==> flow/design.v <==
module CORDIC #(parameter integer W = 32)
(
    input wire clk,
    input wire start,
    input wire signed [31:0] x,
    input wire signed [31:0] y,
    output wire signed [W-1:0]phi,
    output wire done
);
wire sigma;
wire signed [31:0] x_shift;
wire signed [31:0] y_shift;
reg [5:0] counter;
reg signed [31:0] x_reg;
reg signed [31:0] y_reg;
reg signed [31:0] z;
wire signed [31:0] atan_table [0:27];
assign atan_table[00] = 32'h3243f6a9; 
assign atan_table[01] = 32'h1dac6705;
assign atan_table[02] = 32'h0fadbafd;
assign atan_table[03] = 32'h07f56ea7;
assign atan_table[04] = 32'h03feab77;
assign atan_table[05] = 32'h01ffd55c;
assign atan_table[06] = 32'h00fffaab;
assign atan_table[07] = 32'h007fff55;
assign atan_table[08] = 32'h003fffeb;
assign atan_table[09] = 32'h001ffffd;
assign atan_table[10] = 32'h00100000;
assign atan_table[11] = 32'h00080000;
assign atan_table[12] = 32'h00040000;
assign atan_table[13] = 32'h00020000;
assign atan_table[14] = 32'h00010000;
assign atan_table[15] = 32'h00008000;
assign atan_table[16] = 32'h00004000;
assign atan_table[17] = 32'h00002000;
assign atan_table[18] = 32'h00001000;
assign atan_table[19] = 32'h00000800;
assign atan_table[20] = 32'h00000400;
assign atan_table[21] = 32'h00000200;
assign atan_table[22] = 32'h00000100;
assign atan_table[23] = 32'h00000080;
assign atan_table[24] = 32'h00000040;
assign atan_table[25] = 32'h00000020;
assign atan_table[26] = 32'h00000010;
assign atan_table[27] = 32'h00000008;
assign sigma = y_reg[31];
assign x_shift = y_reg >>> counter; 
assign y_shift = x_reg >>> counter; 
assign phi = z[31:31-W+1];
assign done = (counter == 28);
always @(posedge clk) begin
    if(start)begin
        x_reg <= x;
        y_reg <= y;
        z <= 0;
        counter <= 0;
    end
    else begin
        if(counter == 28) begin
            x_reg <= x_reg;
            y_reg <= y_reg;
            z <= z;
            counter <= counter;
        end
        else begin
            x_reg <= sigma ? (x_reg - x_shift) : (x_reg + x_shift);
            y_reg <= sigma ? (y_reg + y_shift) : (y_reg - y_shift);
            z <= sigma ? (z - atan_table[counter]) : (z + atan_table[counter]);
            counter <= counter + 1;
        end
    end
end
endmodule
# ---- From RTL to reports: CORDIC
# Tool output for the design above, in the order of the flow.
# Lines are those of the file above, counted from 1.
# Library cell names are shortened.
# The mark -- stands for no value.
dict set report design {
  top_module {CORDIC}
  clk_port {clk}
  library {sky130hd}
  corner {tt_025C_1v80}
}

# ---- Word-level counts
# Source: Yosys, flattened and elaborated, memories not mapped. Widths are those after wreduce. Registers that Yosys merges into a memory's read port (data or address) are not register bits. Print and check cells do not count. Equal cells are merged and count once.
dict set report word_totals {
  n_memories 0
  ff_bits 102
  inputBits 66
  latch_bits 0
  clocked_rd_ports_x_width 0
  mem_bits_rw 0
  rom_bits 0
  output_inout_bits 33
}
dict set report op_classes {
  n_shift 2
  div_mod_pow 0
  cmp 0
  eq_ne 29
  reduce_logical 1
  addsub 7
  n_mul 0
  n_logic 0
  muxes 10
}
# op n
set op_table {}
lappend op_table {{32-bit parallel mux with 28-bit select} 1}
lappend op_table {{32-bit 2-to-1 mux} 9}
lappend op_table {{32-bit adder} 3}
lappend op_table {{32-bit subtractor} 3}
lappend op_table {{32-bit by 6-bit >>> shifter with 32-bit output} 2}
lappend op_table {{5-bit equality test (second input constant)} 12}
lappend op_table {{5-bit by 4-bit equality test with 1-bit output (second input constant)} 8}
lappend op_table {{5-bit by 3-bit equality test with 1-bit output (second input constant)} 4}
lappend op_table {{5-bit by 2-bit equality test with 1-bit output (second input constant)} 2}
lappend op_table {{6-bit by 1-bit adder with 6-bit output (second input constant)} 1}
lappend op_table {{6-bit by 5-bit equality test with 1-bit output (second input constant)} 1}
lappend op_table {{5-bit by 1-bit equality test with 1-bit output (second input constant)} 1}
lappend op_table {{5-bit zero test} 1}
lappend op_table {{2-bit inequality test (second input constant)} 1}

# ---- Longest topological paths
# Longest topological path by Yosys (ltp), each cell counted once; first at word level (registers and memories cut), then after technology mapping (sequential cells cut; the memories' decode and read muxes count).
dict set report depth {
  depth_word 6
  abc_area 0
  mapped_depth 32
  depth_no_buf 26
}

# ---- Netlist
# Yosys stat after the flow's synthesis: flattened, memories mapped to cells. It holds for the ABC_AREA given above (unset counts as 0); a run with the other value may have another netlist.
# Totals and module areas in this step are rounded.
dict set report mapped {
  n_buf 131
  stdcells 2020
  mapped_area_um2 16260
  ff_cells 102
}
# cell n type_area_um2
set types {}
lappend types {edfxtp_1 64 1.92E+03}
lappend types {ha_1 101 1.26E+03}
lappend types {mux4_2 50 1126.08}
lappend types {nand2_1 231 867.082}
lappend types {a21oi_1 162 810.778}
lappend types {dfxtp_1 38 760.73}
lappend types {xnor2_1 86 753.222}
lappend types {o21ai_0 142 710.682}
lappend types {nor2_1 166 623.098}
lappend types {mux2i_1 53 530.509}
lappend types {mux2_2 46 517.997}
lappend types {xor2_1 56 490.47}
lappend types {mux4_1 12 315.302}
lappend types {clkbuf_1 76 285.274}
lappend types {nand3_1 45 225.216}
lappend types {nor3_1 45 225.216}
lappend types {o21a_1 30 225.216}
lappend types {a211oi_1 27 202.694}
# Not listed: further types 84, cells in them 590.

# ---- Timing after synthesis
# OpenSTA on the mapped netlist: ideal clock, no wires. The path of least setup slack (recovery checks aside). Input and output delay are each 20% of the period. Register names are those of the netlist, which keeps one name where synthesis merged equal registers.
dict set report synth_path {
  kind {reg-to-reg}
  startpoint {register counter[1]}
  endpoint {register x_reg[31]}
  setup_ns 0.260
  arrival_ns 6.175
  path_buffers 5
  path_stages 27
  period_ns 7.5
  slack_ns 1.065
  delay_ns 6.435
  period_less_setup_slack_ns 6.435
}
# "delay_ns" = arrival - input delay + setup time.
# "path_stages" counts driving pins, that of a launching flip-flop among them; a cell with two outputs on the path counts twice.
# "period_less_setup_slack_ns" = period - worst setup slack (recovery checks aside). The figure is calculated, with input and output delays left at 20% of the set period.
# The rows between start and end are the longest chain of elaborated cells between them; the timing report does not say that the signal goes this way. Where chains are equally long, one stands for them.
# A line is the first line of the expression or statement that the cell stems from. Yosys adds cells for indexed reads and writes and turns some case tables into memories.
# At most two assigning lines are given for a register; there are more.
# Ways into the end's enable are left out, as the timed path ends at the data pin.
dict set report synth_between {
  cell_sequence {dfxtp_1 buf_6 buf_12 buf_6 buf_4 buf_2 mux4_2 a222oi_1 o221a_2 ha_1 o211ai_1 nor3_1 a31o_2 nand2_1 mux2_2 o221ai_1 ha_1 a21o_1 a21oi_1 o21a_1 o21ai_0 o2111ai_1 a311oi_1 o41a_1 a211o_1 xnor3_1 mux2_2}
  elab_chain_cells 5
}
# item line_no
set synth_lines {}
lappend synth_lines {{start: declaration} 13} ;# reg [5:0] counter;
lappend synth_lines {{start: assignment} 63} ;# counter <= counter;
lappend synth_lines {{start: assignment} 69} ;# counter <= counter + 1;
lappend synth_lines {{32-bit by 6-bit >>> shifter with 32-bit output} 47} ;# assign x_shift = y_reg >>> counter;
lappend synth_lines {{32-bit adder} 66} ;# x_reg <= sigma ? (x_reg - x_shift) : (x_reg + x_shift);
lappend synth_lines {{32-bit 2-to-1 mux} 66}
lappend synth_lines {{32-bit 2-to-1 mux} 59} ;# if(counter == 28) begin
lappend synth_lines {{32-bit 2-to-1 mux} 52} ;# if(start)begin
lappend synth_lines {{end: assignment} 53} ;# x_reg <= x;
lappend synth_lines {{end: assignment} 60} ;# x_reg <= x_reg;
lappend synth_lines {{end: declaration} 14} ;# reg signed [31:0] x_reg;

# ---- Path in the finished layout
# Path of least setup slack in the final report of flow run B (OpenROAD, finished layout, wires in). Where an end is a register, its clock arrival counts in the times.
dict set report layout_path {
  kind {reg-to-reg}
  startpoint {register counter[0]}
  endpoint {register x_reg[31]}
  path_buffers 2
  arrival_ns 7.59
  path_stages 23
  period_ns 7.24
  setup_ns 0.24
  slack_ns -0.17
}
# The rows between start and end are the longest chain of elaborated cells between them; the timing report does not say that the signal goes this way. Where chains are equally long, one stands for them.
# At most two assigning lines are given for a register; there are more.
# Ways into the end's enable are left out, as the timed path ends at the data pin.
dict set report layout_between {
  cell_sequence {dfxtp_4 buf_6 buf_16 mux4_2 and4_1 a21oi_1 o2111ai_1 or4b_4 nor3_4 nor3b_4 a211oi_1 a21oi_1 a2bb2o_1 ha_1 a2111oi_0 o21a_1 o21ai_0 o2111ai_2 a311oi_2 o41a_1 a211o_1 xnor3_1 mux2_2}
  elab_chain_cells 5
}
# item line_no
set layout_lines {}
lappend layout_lines {{start: declaration} 13} ;# reg [5:0] counter;
lappend layout_lines {{start: assignment} 63} ;# counter <= counter;
lappend layout_lines {{start: assignment} 69} ;# counter <= counter + 1;
lappend layout_lines {{32-bit by 6-bit >>> shifter with 32-bit output} 47} ;# assign x_shift = y_reg >>> counter;
lappend layout_lines {{32-bit adder} 66} ;# x_reg <= sigma ? (x_reg - x_shift) : (x_reg + x_shift);
lappend layout_lines {{32-bit 2-to-1 mux} 66}
lappend layout_lines {{32-bit 2-to-1 mux} 59} ;# if(counter == 28) begin
lappend layout_lines {{32-bit 2-to-1 mux} 52} ;# if(start)begin
lappend layout_lines {{end: assignment} 53} ;# x_reg <= x;
lappend layout_lines {{end: assignment} 60} ;# x_reg <= x_reg;
lappend layout_lines {{end: declaration} 14} ;# reg signed [31:0] x_reg;

# Stored flow runs of CORDIC (3 of them; Yosys, OpenROAD, sky130hd). They differ in their settings and are not a sequence. Constraints: input delay and output delay 20% of the set period each, output load 0.01 pF.
# By "timing.worst_path_ns" is meant the share of the clock period that the worst setup path is allowed (20% is reserved at inputs, 20% at outputs), minus its slack. Clock arrival times at its registers enter into it.
# "final_power_uw" is the tool's figure for a default switching activity; nothing was simulated.
# The measured numbers are rounded.
run="flow run A" settings CORE_MARGIN=4 CORE_UTILIZATION=63 MAX_ROUTING_LAYER="met4" MIN_ROUTING_LAYER="met2" period_ns=7.5 CAP_MARGIN=20 SLEW_MARGIN=20
run="flow run A" outcome="unfinished; error GRT-0116 in routing"
run="flow run B" settings CELL_PAD_IN_SITES_DETAIL_PLACEMENT=2 CELL_PAD_IN_SITES_GLOBAL_PLACEMENT=1 CORE_UTILIZATION=17 CTS_CLUSTER_DIAMETER=20 CTS_CLUSTER_SIZE=37 GPL_TIMING_DRIVEN=0 PLACE_DENSITY_LB_ADDON=0.25 SETUP_SLACK_MARGIN=-0.51 TNS_END_PERCENT=45 period_ns=7.24 CAP_MARGIN=20 CORE_MARGIN=2 SLEW_MARGIN=20
run="flow run B" results timing.worst_path_ns=7.41 worstPathKind="reg-to-reg" finish.utilization_pct=20.6 total_negative_slack_ns=-0.730 cell_area_final_um2=19550 design.die.area_um2=98160 worst_setup_slack_ns=-0.167 final_power_uw=11820 ys_area_um2=16260 final_hold_ws_ns=0.487
run="flow run C" settings CAP_MARGIN=25 CELL_PAD_IN_SITES_DETAIL_PLACEMENT=1 CELL_PAD_IN_SITES_GLOBAL_PLACEMENT=1 CORE_MARGIN=5 CORE_UTILIZATION=63 CTS_CLUSTER_DIAMETER=312 GPL_TIMING_DRIVEN=0 HOLD_SLACK_MARGIN=0.04 MAX_ROUTING_LAYER="met5" MIN_ROUTING_LAYER="met2" SETUP_SLACK_MARGIN=1.39 SLEW_MARGIN=15 TNS_END_PERCENT=85 period_ns=7.5
run="flow run C" outcome="unfinished; error GPL-0301 in placement"
